==> flow/design.v <==
module fa(
    input a,
    input b,
    input cin,
    output s,
    output cout
);
    assign s = a ^ b  ^ cin;
    assign cout = (a & b) ^ (cin & (a ^ b));
endmodule
module ha(
    input a,
    input b,
    output s,
    output cout
);
    assign s = a ^ b;
    assign cout = a & b;
endmodule
module basic_unit_ha_and(
    input in_x,
    input in_a,
    input in_b,
    output s,
    output cout
);
    wire in_y;
    assign in_y = in_a & in_b;
    assign s = in_x ^ in_y;
    assign cout = in_x & in_y;
endmodule
module basic_unit_fa_and(
    input in_x,
    input in_a,
    input in_b,
    input cin,
    output s,
    output cout
);
    wire in_y;
    assign in_y = in_a & in_b;
    assign s = in_x ^ in_y ^ cin;
    assign cout = (in_x & in_y) ^ (cin & (in_x ^ in_y));
endmodule
module adder_16bit(
    input   [15:0] a,
    input   [15:0] b,
    output  [15:0] out
);
    wire [15:0] s;
    wire [15:0] cout;
    ha i_ha_0 (.a(a[0]), .b(b[0]), .s(s[0]), .cout(cout[0]));
    generate 
        genvar i_adder;
        for(i_adder=1; i_adder<16; i_adder=i_adder+1) begin: adder_for_bits
            fa i_fa (.a(a[i_adder]), .b(b[i_adder]), .cin(cout[i_adder-1]), .s(s[i_adder]), .cout(cout[i_adder]));
        end
    endgenerate
    assign out[15:0] = s[15:0];
endmodule
module lut(
    input [3:0] index,
    output reg [15:0] ei_radian,
    output reg [15:0] tanei
);
    always@(*)
    begin
        case(index)
        4'b0000: begin
            ei_radian = 16'b0000000000000000;
            tanei = 16'h0000;
        end
        4'b0001: begin
            ei_radian = 16'b0110010010000111;
            tanei = 16'h8000;
        end
        4'b0010: begin
            ei_radian = 16'b0011101101011000;
            tanei = 16'h4000;
        end
        4'b0011: begin
            ei_radian = 16'b0001111101011011;
            tanei = 16'h2000;
        end
        4'b0100: begin
            ei_radian = 16'b0000111111101010;
            tanei = 16'h1000;
        end
        4'b0101: begin
            ei_radian = 16'b0000011111111101;
            tanei = 16'h0800;
        end
        4'b0110: begin
            ei_radian = 16'b0000001111111111;
            tanei = 16'h0400;
        end
        4'b0111: begin
            ei_radian = 16'b0000000111111111;
            tanei = 16'h0200;
        end
        4'b1000: begin
            ei_radian = 16'b0000000011111111;
            tanei = 16'h0100;
        end
        4'b1001: begin
            ei_radian = 16'b0000000001111111;
            tanei = 16'h0080;
        end
        4'b1010: begin
            ei_radian = 16'b0000000000111111;
            tanei = 16'h0040;
        end
        4'b1011: begin
            ei_radian = 16'b0000000000011111;
            tanei = 16'h0020;
        end
        4'b1100: begin
            ei_radian = 16'b0000000000001111;
            tanei = 16'h0010;
        end
        4'b1101: begin
            ei_radian = 16'b0000000000000111;
            tanei = 16'h0008;
        end
        4'b1110: begin
            ei_radian = 16'b0000000000000011;
            tanei = 16'h0004;
        end
        4'b1110: begin
            ei_radian = 16'b0000000000000001;
            tanei = 16'h0002;
        end
        default: begin
            ei_radian = 16'b0000000000000000;
            tanei = 16'h0000;
        end
        endcase
    end
endmodule
module add_or_sub_unit(
    input neg,
    input [15:0] ei_radian,
    input [15:0] inner_angle,
    output [15:0] new_inner_angle
);
    wire [15:0] signed_ei_radian;
    assign signed_ei_radian = neg ? {{~{ei_radian}+1}} : ei_radian;
    adder_16bit i_adder_16b_0 (.a(signed_ei_radian), .b(inner_angle), .out(new_inner_angle));
endmodule
module unsigned_unit_first_line(
    input [15:0] in_a,
    input  in_b,
    output [15:0] s
);
    generate
        genvar i_and;
        for(i_and=0;i_and<16;i_and=i_and+1) begin: unsigned_unit_second_line_generate
            assign s[i_and] = in_a[i_and] & in_b;
        end
    endgenerate
endmodule
module unsigned_unit_second_line(
    input [15:0] in_x,
    input [15:0] in_a,
    input  in_b,
    output [15:0] s,
    output [15:0] cout
);
    generate
        genvar i_buh;
        for(i_buh=0;i_buh<16;i_buh=i_buh+1) begin: unsigned_unit_second_line_generate
            basic_unit_ha_and   i_buha  (.in_x(in_x[i_buh]), .in_a(in_a[i_buh]), .in_b(in_b), .s(s[i_buh]), .cout(cout[i_buh]));
        end
    endgenerate
endmodule
module unsigned_unit_line(
    input [15:0] in_x,
    input [15:0] in_a,
    input  in_b,
    input [15:0] cin,
    output [15:0] s,
    output [15:0] cout
);
    generate
        genvar i_buf;
        for(i_buf=0;i_buf<16;i_buf=i_buf+1) begin: unsigned_unit_second_line_generate
            basic_unit_fa_and   i_bufa  (.in_x(in_x[i_buf]), .in_a(in_a[i_buf]), .in_b(in_b), .cin(cin[i_buf]), .s(s[i_buf]), .cout(cout[i_buf]));
        end
    endgenerate
endmodule
module multiply_and_add_unit(
    input [15:0] in,
    input [15:0] a,
    input [15:0] b,
    input neg,
    output [15:0] out
);
    wire [15:0] s_line [15:0];
    wire [15:0] cout_line [15:1];
    unsigned_unit_first_line    i_bul_0 (.in_a(a), .in_b(b[0]), .s(s_line[0]));
    unsigned_unit_second_line   i_bul_1 (.in_x({1'b0, s_line[0][15:1]}), .in_a(a), .in_b(b[1]), .s(s_line[1]), .cout(cout_line[1]));
    unsigned_unit_line          i_bul_2 (.in_x({1'b0, s_line[1][15:1]}), .in_a(a), .in_b(b[2]), .cin(cout_line[1]), .s(s_line[2]), .cout(cout_line[2]));
    generate
        genvar i_bul_mac;
        for(i_bul_mac=2;i_bul_mac<16;i_bul_mac=i_bul_mac+1) begin: unsigned_unit_line_generate
            unsigned_unit_line  i_bul_mac_unit (.in_x({1'b0, s_line[i_bul_mac-1][15:1]}), .in_a(a), .in_b(b[i_bul_mac]), .cin(cout_line[i_bul_mac-1]), .s(s_line[i_bul_mac]), .cout(cout_line[i_bul_mac]));
        end
    endgenerate
    wire [31:0] product_32b;
    generate
        genvar i_s;
        for(i_s=0;i_s<16;i_s=i_s+1) begin: unsigned_output_low_generate
            assign product_32b[i_s] = s_line[i_s][0];
        end
    endgenerate
    adder_16bit i_adder_16b_0 (.a({s_line[15][15:0]}), .b(cout_line[15]), .out(product_32b[31:16]));
    wire [15:0] pos_or_neg;
    assign pos_or_neg = neg ? {{~{product_32b[31:16]}+1}} : {product_32b[31:16]};
    adder_16bit i_adder_16b_1 (.a(in), .b(pos_or_neg), .out(out));
endmodule
module cordic (
    input clk,
    input rst_n,
    input start,
    input [15:0] angle,
    output reg [15:0] cos,
    output reg [15:0] sin
);
    reg [15:0] sampled_angle;
    reg [15:0] inner_angle;
    reg working;
    reg [3:0] state;
    wire [15:0] ei_radian;
    wire [15:0] tanei;
    wire [15:0] new_inner_angle;
    wire [15:0] new_sin;
    wire [15:0] new_cos;
    wire neg;
    always@(posedge clk or negedge rst_n) begin
        if (!rst_n == 1'b1) begin
            sampled_angle <= 16'b0;
        end
        else begin
            if (start == 1'b1) begin
                sampled_angle <= angle;
            end
            else begin
                sampled_angle <= sampled_angle;
            end
        end
    end
    always@(posedge clk or negedge rst_n) begin
        if (!rst_n == 1'b1) begin
            inner_angle <= 16'b0;
        end
        else begin
            if (start == 1'b1) begin
                inner_angle <= 16'b0;
            end
            else begin
                inner_angle <= new_inner_angle;
            end
        end
    end
    always@(posedge clk or negedge rst_n) begin
        if (!rst_n == 1'b1) begin
            working <= 1'b0;
        end
        else begin
            if (start == 1'b1) begin
                working <= 1'b1;
            end
            else begin
                if (state == 4'b1111) begin
                    working <= 1'b0;
                end
                else begin
                    working <= working;
                end
            end
        end
    end
    always@(posedge clk or negedge rst_n) begin
        if (!rst_n == 1'b1) begin
            state <= 4'b0;
        end
        else begin
            if (start == 1'b1) begin
                state <= 4'b0;
            end
            else begin
                if (working == 1'b0) begin
                    state <= 4'b0;
                end
                else begin
                    state <= state + 1;
                end
            end
        end
    end
    always@(posedge clk or negedge rst_n) begin
        if (!rst_n == 1'b1) begin
            sin <= 16'b0;
        end
        else begin
            if (start == 1'b1) begin
                sin <= 16'b0;
            end
            else begin
                if (working == 1'b0) begin
                    sin <= sin;
                end
                else begin
                    sin <= new_sin;
                end
            end
        end
    end
    always@(posedge clk or negedge rst_n) begin
        if (!rst_n == 1'b1) begin
            cos <= 16'b0;
        end
        else begin
            if (start == 1'b1) begin
                cos <= 16'b0100110110111010;
            end
            else begin
                if (working == 1'b0) begin
                    cos <= cos;
                end
                else begin
                    cos <= new_cos;
                end
            end
        end
    end
    lut i_lut_0 (.index(state), .ei_radian(ei_radian),  .tanei(tanei));
    assign neg = (inner_angle <= sampled_angle) ? 0 : 1;
    add_or_sub_unit i_aoru (.neg(neg), .ei_radian(ei_radian), .inner_angle(inner_angle), .new_inner_angle(new_inner_angle));
    multiply_and_add_unit i_mac_cos (.in(cos), .a(tanei), .b(sin), .neg(~neg), .out(new_cos));
    multiply_and_add_unit i_mac_sin (.in(sin), .a(tanei), .b(cos), .neg(neg), .out(new_sin));
endmodule
# ---- Step by step through the tools: cordic
# The steps from the RTL of cordic to its reports follow in flow order.
# Line numbers count from 1 in the design file above.
# A cell with - has no value.
dict set report inputs {
  design {cordic}
  clock_port {clk}
  library {sky130hd}
  corner {tt_025C_1v80}
}

# ---- Word level
# Counts by Yosys on the flattened word-level netlist (proc, flatten, opt, wreduce; memories kept). Register bits leave out memories and registers merged into their read ports (data or address). Print and check cells are left out.
# Yosys's memory passes give these memory sizes; they may raise the number of words (mostly to a power of two), join words into wider ones and drop unused or constant bits.
dict set report bits {
  reg_bits 69
  latch_bits 0
  ramBits 0
  mem_bits_ro 464
  clocked_rd_ports_x_width 0
  mem_count 1
  in_bits 19
  wordCells 3041
}
# memory size word_bits read_ports wr line
set memory_table {}
lappend memory_table {{(name not given)} 16 29 1 0 68} ;# case(index)
dict set report classes {
  n_addsub 4
  multipliers 0
  n_div 0
  cmp 1
  equal 1
  shift 0
  mux 13
  bitwise 3013
  n_reduce_logical 2
}
# cell count
set op_table {}
lappend op_table {{bitwise XOR 1 bit} 1485}
lappend op_table {{bitwise AND 1 bit} 1463}
lappend op_table {{two-way mux 16 bit} 8}
lappend op_table {{bitwise AND 1 bit with constant A} 62}
lappend op_table {{adder 16 x 1 -> 16 bit with constant B} 3}
lappend op_table {{NOT 16 bit} 3}
lappend op_table {{<= comparator 16 bit} 1}
lappend op_table {{two-way mux 4 bit} 2}
lappend op_table {{nonzero test 2 bit} 2}
lappend op_table {{adder 4 x 1 -> 4 bit with constant B} 1}
lappend op_table {{equality test 4 bit with constant B} 1}
lappend op_table {{two-way mux 1 bit} 3}

# ---- Depth
# Longest topological path by Yosys (ltp), each cell counted once; first at word level (registers and memories cut), then after technology mapping (sequential cells cut; the memories' decode and read muxes count).
dict set report depth {
  depth_word 96
  ABC_AREA 0
  ltp_mapped 57
  depth_no_buf 54
}

# ---- Netlist
# Yosys stat after the flow's synthesis: flattened, memories mapped to cells. It holds for the ABC_AREA given above (unset counts as 0); a run with the other value may have another netlist.
dict set report synth_totals {
  cells 1772
  yosys_area_um2 17480.5
  flip_flops 69
  buffers 159
}
# cell_type count area_total_um2
set by_type {}
lappend by_type {sky130_fd_sc_hd__fa_1 408 8.17E+03}
lappend by_type {sky130_fd_sc_hd__dfrtp_1 69 1.73E+03}
lappend by_type {sky130_fd_sc_hd__and3_1 233 1.46E+03}
lappend by_type {sky130_fd_sc_hd__ha_1 79 988.448}
lappend by_type {sky130_fd_sc_hd__and2_1 125 782}
lappend by_type {sky130_fd_sc_hd__inv_1 201 754.474}
lappend by_type {sky130_fd_sc_hd__nand2_1 150 563.04}
lappend by_type {sky130_fd_sc_hd__clkbuf_1 121 454.186}
lappend by_type {sky130_fd_sc_hd__mux2i_1 26 260.25}
lappend by_type {sky130_fd_sc_hd__buf_4 32 240.23}
lappend by_type {sky130_fd_sc_hd__nor2_1 63 236.477}
lappend by_type {sky130_fd_sc_hd__xor2_1 27 236.477}
lappend by_type {sky130_fd_sc_hd__xnor2_1 23 201.443}
lappend by_type {sky130_fd_sc_hd__o21ai_0 40 200.192}
lappend by_type {sky130_fd_sc_hd__nand2b_1 21 131.376}
lappend by_type {sky130_fd_sc_hd__nor2b_1 21 131.376}
lappend by_type {sky130_fd_sc_hd__a21oi_1 18 90.086}
lappend by_type {sky130_fd_sc_hd__nand3_1 12 60.058}
# Other cell types: 39; their cells: 103.

# ---- Worst setup path after synthesis
# Source: OpenSTA report_checks on the synthesized netlist (no wires, ideal clock, input and output delay 20% of the period each), path of least setup slack; recovery checks are left aside. Register names are those of the netlist, which keeps one name where synthesis merged equal registers.
dict set report synth_path {
  path_type {register to register}
  startpoint {reg state[1]}
  endpoint {reg sin[15]}
  tclk_ns 16.0
  setup_time_ns 0.125
  launch_ns 0.000
  t_arrival_ns 15.288
  slack_ns 0.587
  path_delay_ns 15.413
  driving_pins 46
  n_path_buf 3
  synth_period_reached_ns 15.413
}
# "path_delay_ns" is the arrival time less input delay plus setup time.
# "driving_pins": output pins that drive a net of the path, with the launching flip-flop's if there is one; two outputs of one cell count as two.
# "synth_period_reached_ns" is the clock period less the worst setup slack; recovery checks do not enter. This is arithmetic on one report: input and output delays are still those of the set period (20% each).
# Between the ends stands the longest chain of elaborated cells between them, by number of cells; it is not shown to be the way that was timed. Of several equally long chains one is given.
# Each line given opens the expression or statement behind the cell; cells for indexed reads and writes are added by Yosys, which also makes memories of some case tables.
# A memory read counts as a cell of the chain, while the word-level depth stops at memories.
# At most two assigning lines are given for a register; there are more.
dict set report synth_via {
  path_cell_list {sky130_fd_sc_hd__dfrtp_1 > sky130_fd_sc_hd__clkbuf_1 > sky130_fd_sc_hd__inv_1 > sky130_fd_sc_hd__ha_1 > sky130_fd_sc_hd__clkbuf_1 > sky130_fd_sc_hd__clkbuf_1 > sky130_fd_sc_hd__and3_1 > sky130_fd_sc_hd__ha_1 > sky130_fd_sc_hd__fa_1 > sky130_fd_sc_hd__fa_1 > sky130_fd_sc_hd__fa_1 > sky130_fd_sc_hd__fa_1 > sky130_fd_sc_hd__fa_1 > sky130_fd_sc_hd__fa_1 > sky130_fd_sc_hd__fa_1 > sky130_fd_sc_hd__fa_1 > sky130_fd_sc_hd__fa_1 > sky130_fd_sc_hd__fa_1 > [10 not listed] > sky130_fd_sc_hd__fa_1 > sky130_fd_sc_hd__fa_1 > sky130_fd_sc_hd__fa_1 > sky130_fd_sc_hd__fa_1 > sky130_fd_sc_hd__fa_1 > sky130_fd_sc_hd__fa_1 > sky130_fd_sc_hd__fa_1 > sky130_fd_sc_hd__fa_1 > sky130_fd_sc_hd__fa_1 > sky130_fd_sc_hd__inv_1 > sky130_fd_sc_hd__fa_1 > sky130_fd_sc_hd__inv_1 > sky130_fd_sc_hd__fa_1 > sky130_fd_sc_hd__xor2_1 > sky130_fd_sc_hd__xnor2_1 > sky130_fd_sc_hd__or3_1 > sky130_fd_sc_hd__a21oi_1 > sky130_fd_sc_hd__mux2_2}
  elab_chain_cells 69
  cells_between 1427
  classes_between {add/sub: 1; mux: 3; logic: 1422; memory: 1}
}
# element line
set synth_lines {}
lappend synth_lines {{from (decl)} 232} ;# reg [3:0] state;
lappend synth_lines {{from (assign)} 285} ;# state <= 4'b0;
lappend synth_lines {{from (assign)} 296} ;# state <= state + 1;
lappend synth_lines {{memory (16 x 29 bit)} 68} ;# case(index)
lappend synth_lines {{bitwise AND 1 bit} 158} ;# assign s[i_and] = in_a[i_and] & in_b;
lappend synth_lines {{bitwise XOR 1 bit} 29} ;# assign s = in_x ^ in_y;
lappend synth_lines {{bitwise XOR 1 bit} 43} ;# assign cout = (in_x & in_y) ^ (cin & (in_x ^ in_y));
lappend synth_lines {{bitwise AND 1 bit} 43}
lappend synth_lines {{bitwise XOR 1 bit} 43}
lappend synth_lines {{bitwise AND 1 bit} 43}
lappend synth_lines {{[54 not listed]} -}
lappend synth_lines {{bitwise XOR 1 bit} 8} ;# assign s = a ^ b  ^ cin;
lappend synth_lines {{NOT 16 bit} 218}
lappend synth_lines {{adder 16 x 1 -> 16 bit} 218}
lappend synth_lines {{two-way mux 16 bit} 218}
lappend synth_lines {{bitwise XOR 1 bit (2 in a row)} 8}
lappend synth_lines {{two-way mux 16 bit} 310} ;# if (working == 1'b0) begin
lappend synth_lines {{two-way mux 16 bit} 306} ;# if (start == 1'b1) begin
lappend synth_lines {{to (assign)} 311} ;# sin <= sin;
lappend synth_lines {{to (assign)} 314} ;# sin <= new_sin;
lappend synth_lines {{to (decl)} 227} ;# output reg [15:0] sin

# ---- Path in the finished layout
# Path of least setup slack in the final report of run 1 (OpenROAD, finished layout, wires in). Where an end is a register, its clock arrival counts in the times.
dict set report layout_path {
  path_type {register to register}
  startpoint {reg state[1]}
  endpoint {reg sin[15]}
  tclk_ns 15.8
  setup_time_ns 0.11
  launch_ns 0.38
  t_arrival_ns 15.32
  slack_ns 0.75
  driving_pins 46
  n_path_buf 3
}
# Between the ends stands the longest chain of elaborated cells between them, by number of cells; it is not shown to be the way that was timed. Of several equally long chains one is given.
# A memory read counts as a cell of the chain, while the word-level depth stops at memories.
# At most two assigning lines are given for a register; there are more.
dict set report layout_via {
  path_cell_list {sky130_fd_sc_hd__dfrtp_2 > sky130_fd_sc_hd__clkbuf_8 > sky130_fd_sc_hd__inv_8 > sky130_fd_sc_hd__ha_4 > sky130_fd_sc_hd__clkbuf_16 > sky130_fd_sc_hd__clkbuf_16 > sky130_fd_sc_hd__and3_4 > sky130_fd_sc_hd__ha_4 > sky130_fd_sc_hd__fa_2 > sky130_fd_sc_hd__fa_1 > sky130_fd_sc_hd__fa_1 > sky130_fd_sc_hd__fa_1 > sky130_fd_sc_hd__fa_1 > sky130_fd_sc_hd__fa_2 > sky130_fd_sc_hd__fa_2 > sky130_fd_sc_hd__fa_2 > sky130_fd_sc_hd__fa_2 > sky130_fd_sc_hd__fa_2 > [10 not listed] > sky130_fd_sc_hd__fa_2 > sky130_fd_sc_hd__fa_2 > sky130_fd_sc_hd__fa_2 > sky130_fd_sc_hd__fa_2 > sky130_fd_sc_hd__fa_2 > sky130_fd_sc_hd__fa_2 > sky130_fd_sc_hd__fa_2 > sky130_fd_sc_hd__fa_2 > sky130_fd_sc_hd__fa_2 > sky130_fd_sc_hd__inv_2 > sky130_fd_sc_hd__fa_1 > sky130_fd_sc_hd__inv_1 > sky130_fd_sc_hd__fa_2 > sky130_fd_sc_hd__xor2_1 > sky130_fd_sc_hd__xnor2_1 > sky130_fd_sc_hd__or3_4 > sky130_fd_sc_hd__a21oi_4 > sky130_fd_sc_hd__mux2_4}
  elab_chain_cells 69
  cells_between 1427
  classes_between {add/sub: 1; mux: 3; logic: 1422; memory: 1}
}
# element line
set layout_lines {}
lappend layout_lines {{from (decl)} 232} ;# reg [3:0] state;
lappend layout_lines {{from (assign)} 285} ;# state <= 4'b0;
lappend layout_lines {{from (assign)} 296} ;# state <= state + 1;
lappend layout_lines {{memory (16 x 29 bit)} 68} ;# case(index)
lappend layout_lines {{bitwise AND 1 bit} 158} ;# assign s[i_and] = in_a[i_and] & in_b;
lappend layout_lines {{bitwise XOR 1 bit} 29} ;# assign s = in_x ^ in_y;
lappend layout_lines {{bitwise XOR 1 bit} 43} ;# assign cout = (in_x & in_y) ^ (cin & (in_x ^ in_y));
lappend layout_lines {{bitwise AND 1 bit} 43}
lappend layout_lines {{bitwise XOR 1 bit} 43}
lappend layout_lines {{bitwise AND 1 bit} 43}
lappend layout_lines {{[54 not listed]} -}
lappend layout_lines {{bitwise XOR 1 bit} 8} ;# assign s = a ^ b  ^ cin;
lappend layout_lines {{NOT 16 bit} 218}
lappend layout_lines {{adder 16 x 1 -> 16 bit} 218}
lappend layout_lines {{two-way mux 16 bit} 218}
lappend layout_lines {{bitwise XOR 1 bit (2 in a row)} 8}
lappend layout_lines {{two-way mux 16 bit} 310} ;# if (working == 1'b0) begin
lappend layout_lines {{two-way mux 16 bit} 306} ;# if (start == 1'b1) begin
lappend layout_lines {{to (assign)} 311} ;# sin <= sin;
lappend layout_lines {{to (assign)} 314} ;# sin <= new_sin;
lappend layout_lines {{to (decl)} 227} ;# output reg [15:0] sin

Subject: flow runs of cordic

Hi,

cordic through Yosys and OpenROAD on sky130hd: 2 stored runs, unordered, with their settings and measured results. The constraints put input and output delay at 20% of the set period each and load the outputs with 0.01 pF.
"worst_path_allowed_less_slack_ns" = time allowed to the worst setup path (clock period - input delay - output delay, where it has them) - its slack; a late launch clock adds to it, a late capture clock takes from it.
"totalPower_mw" is the tool's figure for a default switching activity; nothing was simulated.

# run 1
==> flow/run.sh <==
#!/bin/bash
# the make line also repeats the synthesis and layout settings of config.mk as NAME=value (left out here)
make -C /OpenROAD-flow-scripts/flow DESIGN_CONFIG=/design/flow/config.mk WORK_HOME=/design/flow/orfs CLKGATE_MAP_FILE= finish
==> flow/config.mk <==
export PLATFORM = sky130hd
export DESIGN_NAME = cordic
export DESIGN_NICKNAME = cordic
export VERILOG_FILES = /design/flow/design.v
export SDC_FILE = /design/flow/constraint.sdc
export NUM_CORES = 4
export LEC_CHECK = 0
export CAP_MARGIN = 5
export CELL_PAD_IN_SITES_DETAIL_PLACEMENT = 1
export CORE_ASPECT_RATIO = 0.82
export CORE_MARGIN = 9
export CORE_UTILIZATION = 22
export CTS_CLUSTER_DIAMETER = 197
export CTS_CLUSTER_SIZE = 18
export GPL_ROUTABILITY_DRIVEN = 1
export GPL_TIMING_DRIVEN = 0
export MAX_ROUTING_LAYER = met4
export MIN_ROUTING_LAYER = met2
export PLACE_DENSITY_LB_ADDON = 0.25
export SETUP_SLACK_MARGIN = 1.16
export SLEW_MARGIN = 25
==> flow/constraint.sdc <==
create_clock -name core_clock -period 15.8 [get_ports {clk}]
set_input_delay 3.1600 -clock core_clock [delete_from_list [all_inputs] [get_ports {clk}]]
set_output_delay 3.1600 -clock core_clock [all_outputs]
set_load 0.01 [all_outputs]

==> run 1: results <==
totalPower_mw=2.385
finalUtil_pct=27.1
synthArea_um2=17480.5
dieArea_um2=89978.8
worst_path_allowed_less_slack_ns=15.05
critical_path_type="register to register"
final_setup_ws_ns=0.748

# run 2
==> flow/run.sh <==
#!/bin/bash
# the make line also repeats the synthesis and layout settings of config.mk as NAME=value (left out here)
make -C /OpenROAD-flow-scripts/flow DESIGN_CONFIG=/design/flow/config.mk WORK_HOME=/design/flow/orfs CLKGATE_MAP_FILE= finish
==> flow/config.mk <==
export PLATFORM = sky130hd
export DESIGN_NAME = cordic
export DESIGN_NICKNAME = cordic
export VERILOG_FILES = /design/flow/design.v
export SDC_FILE = /design/flow/constraint.sdc
export NUM_CORES = 4
export LEC_CHECK = 0
export CAP_MARGIN = 20
export CORE_MARGIN = 2
export CORE_UTILIZATION = 40
export SETUP_SLACK_MARGIN = 1.46
export SLEW_MARGIN = 20
==> flow/constraint.sdc <==
create_clock -name core_clock -period 15.5 [get_ports {clk}]
set_input_delay 3.1000 -clock core_clock [delete_from_list [all_inputs] [get_ports {clk}]]
set_output_delay 3.1000 -clock core_clock [all_outputs]
set_load 0.01 [all_outputs]

==> run 2: results <==
totalPower_mw=2.013
finalUtil_pct=45.5
synthArea_um2=17480.5
dieArea_um2=45390.3
worst_path_allowed_less_slack_ns=14.62
critical_path_type="register to register"
final_setup_ws_ns=0.877

Regards
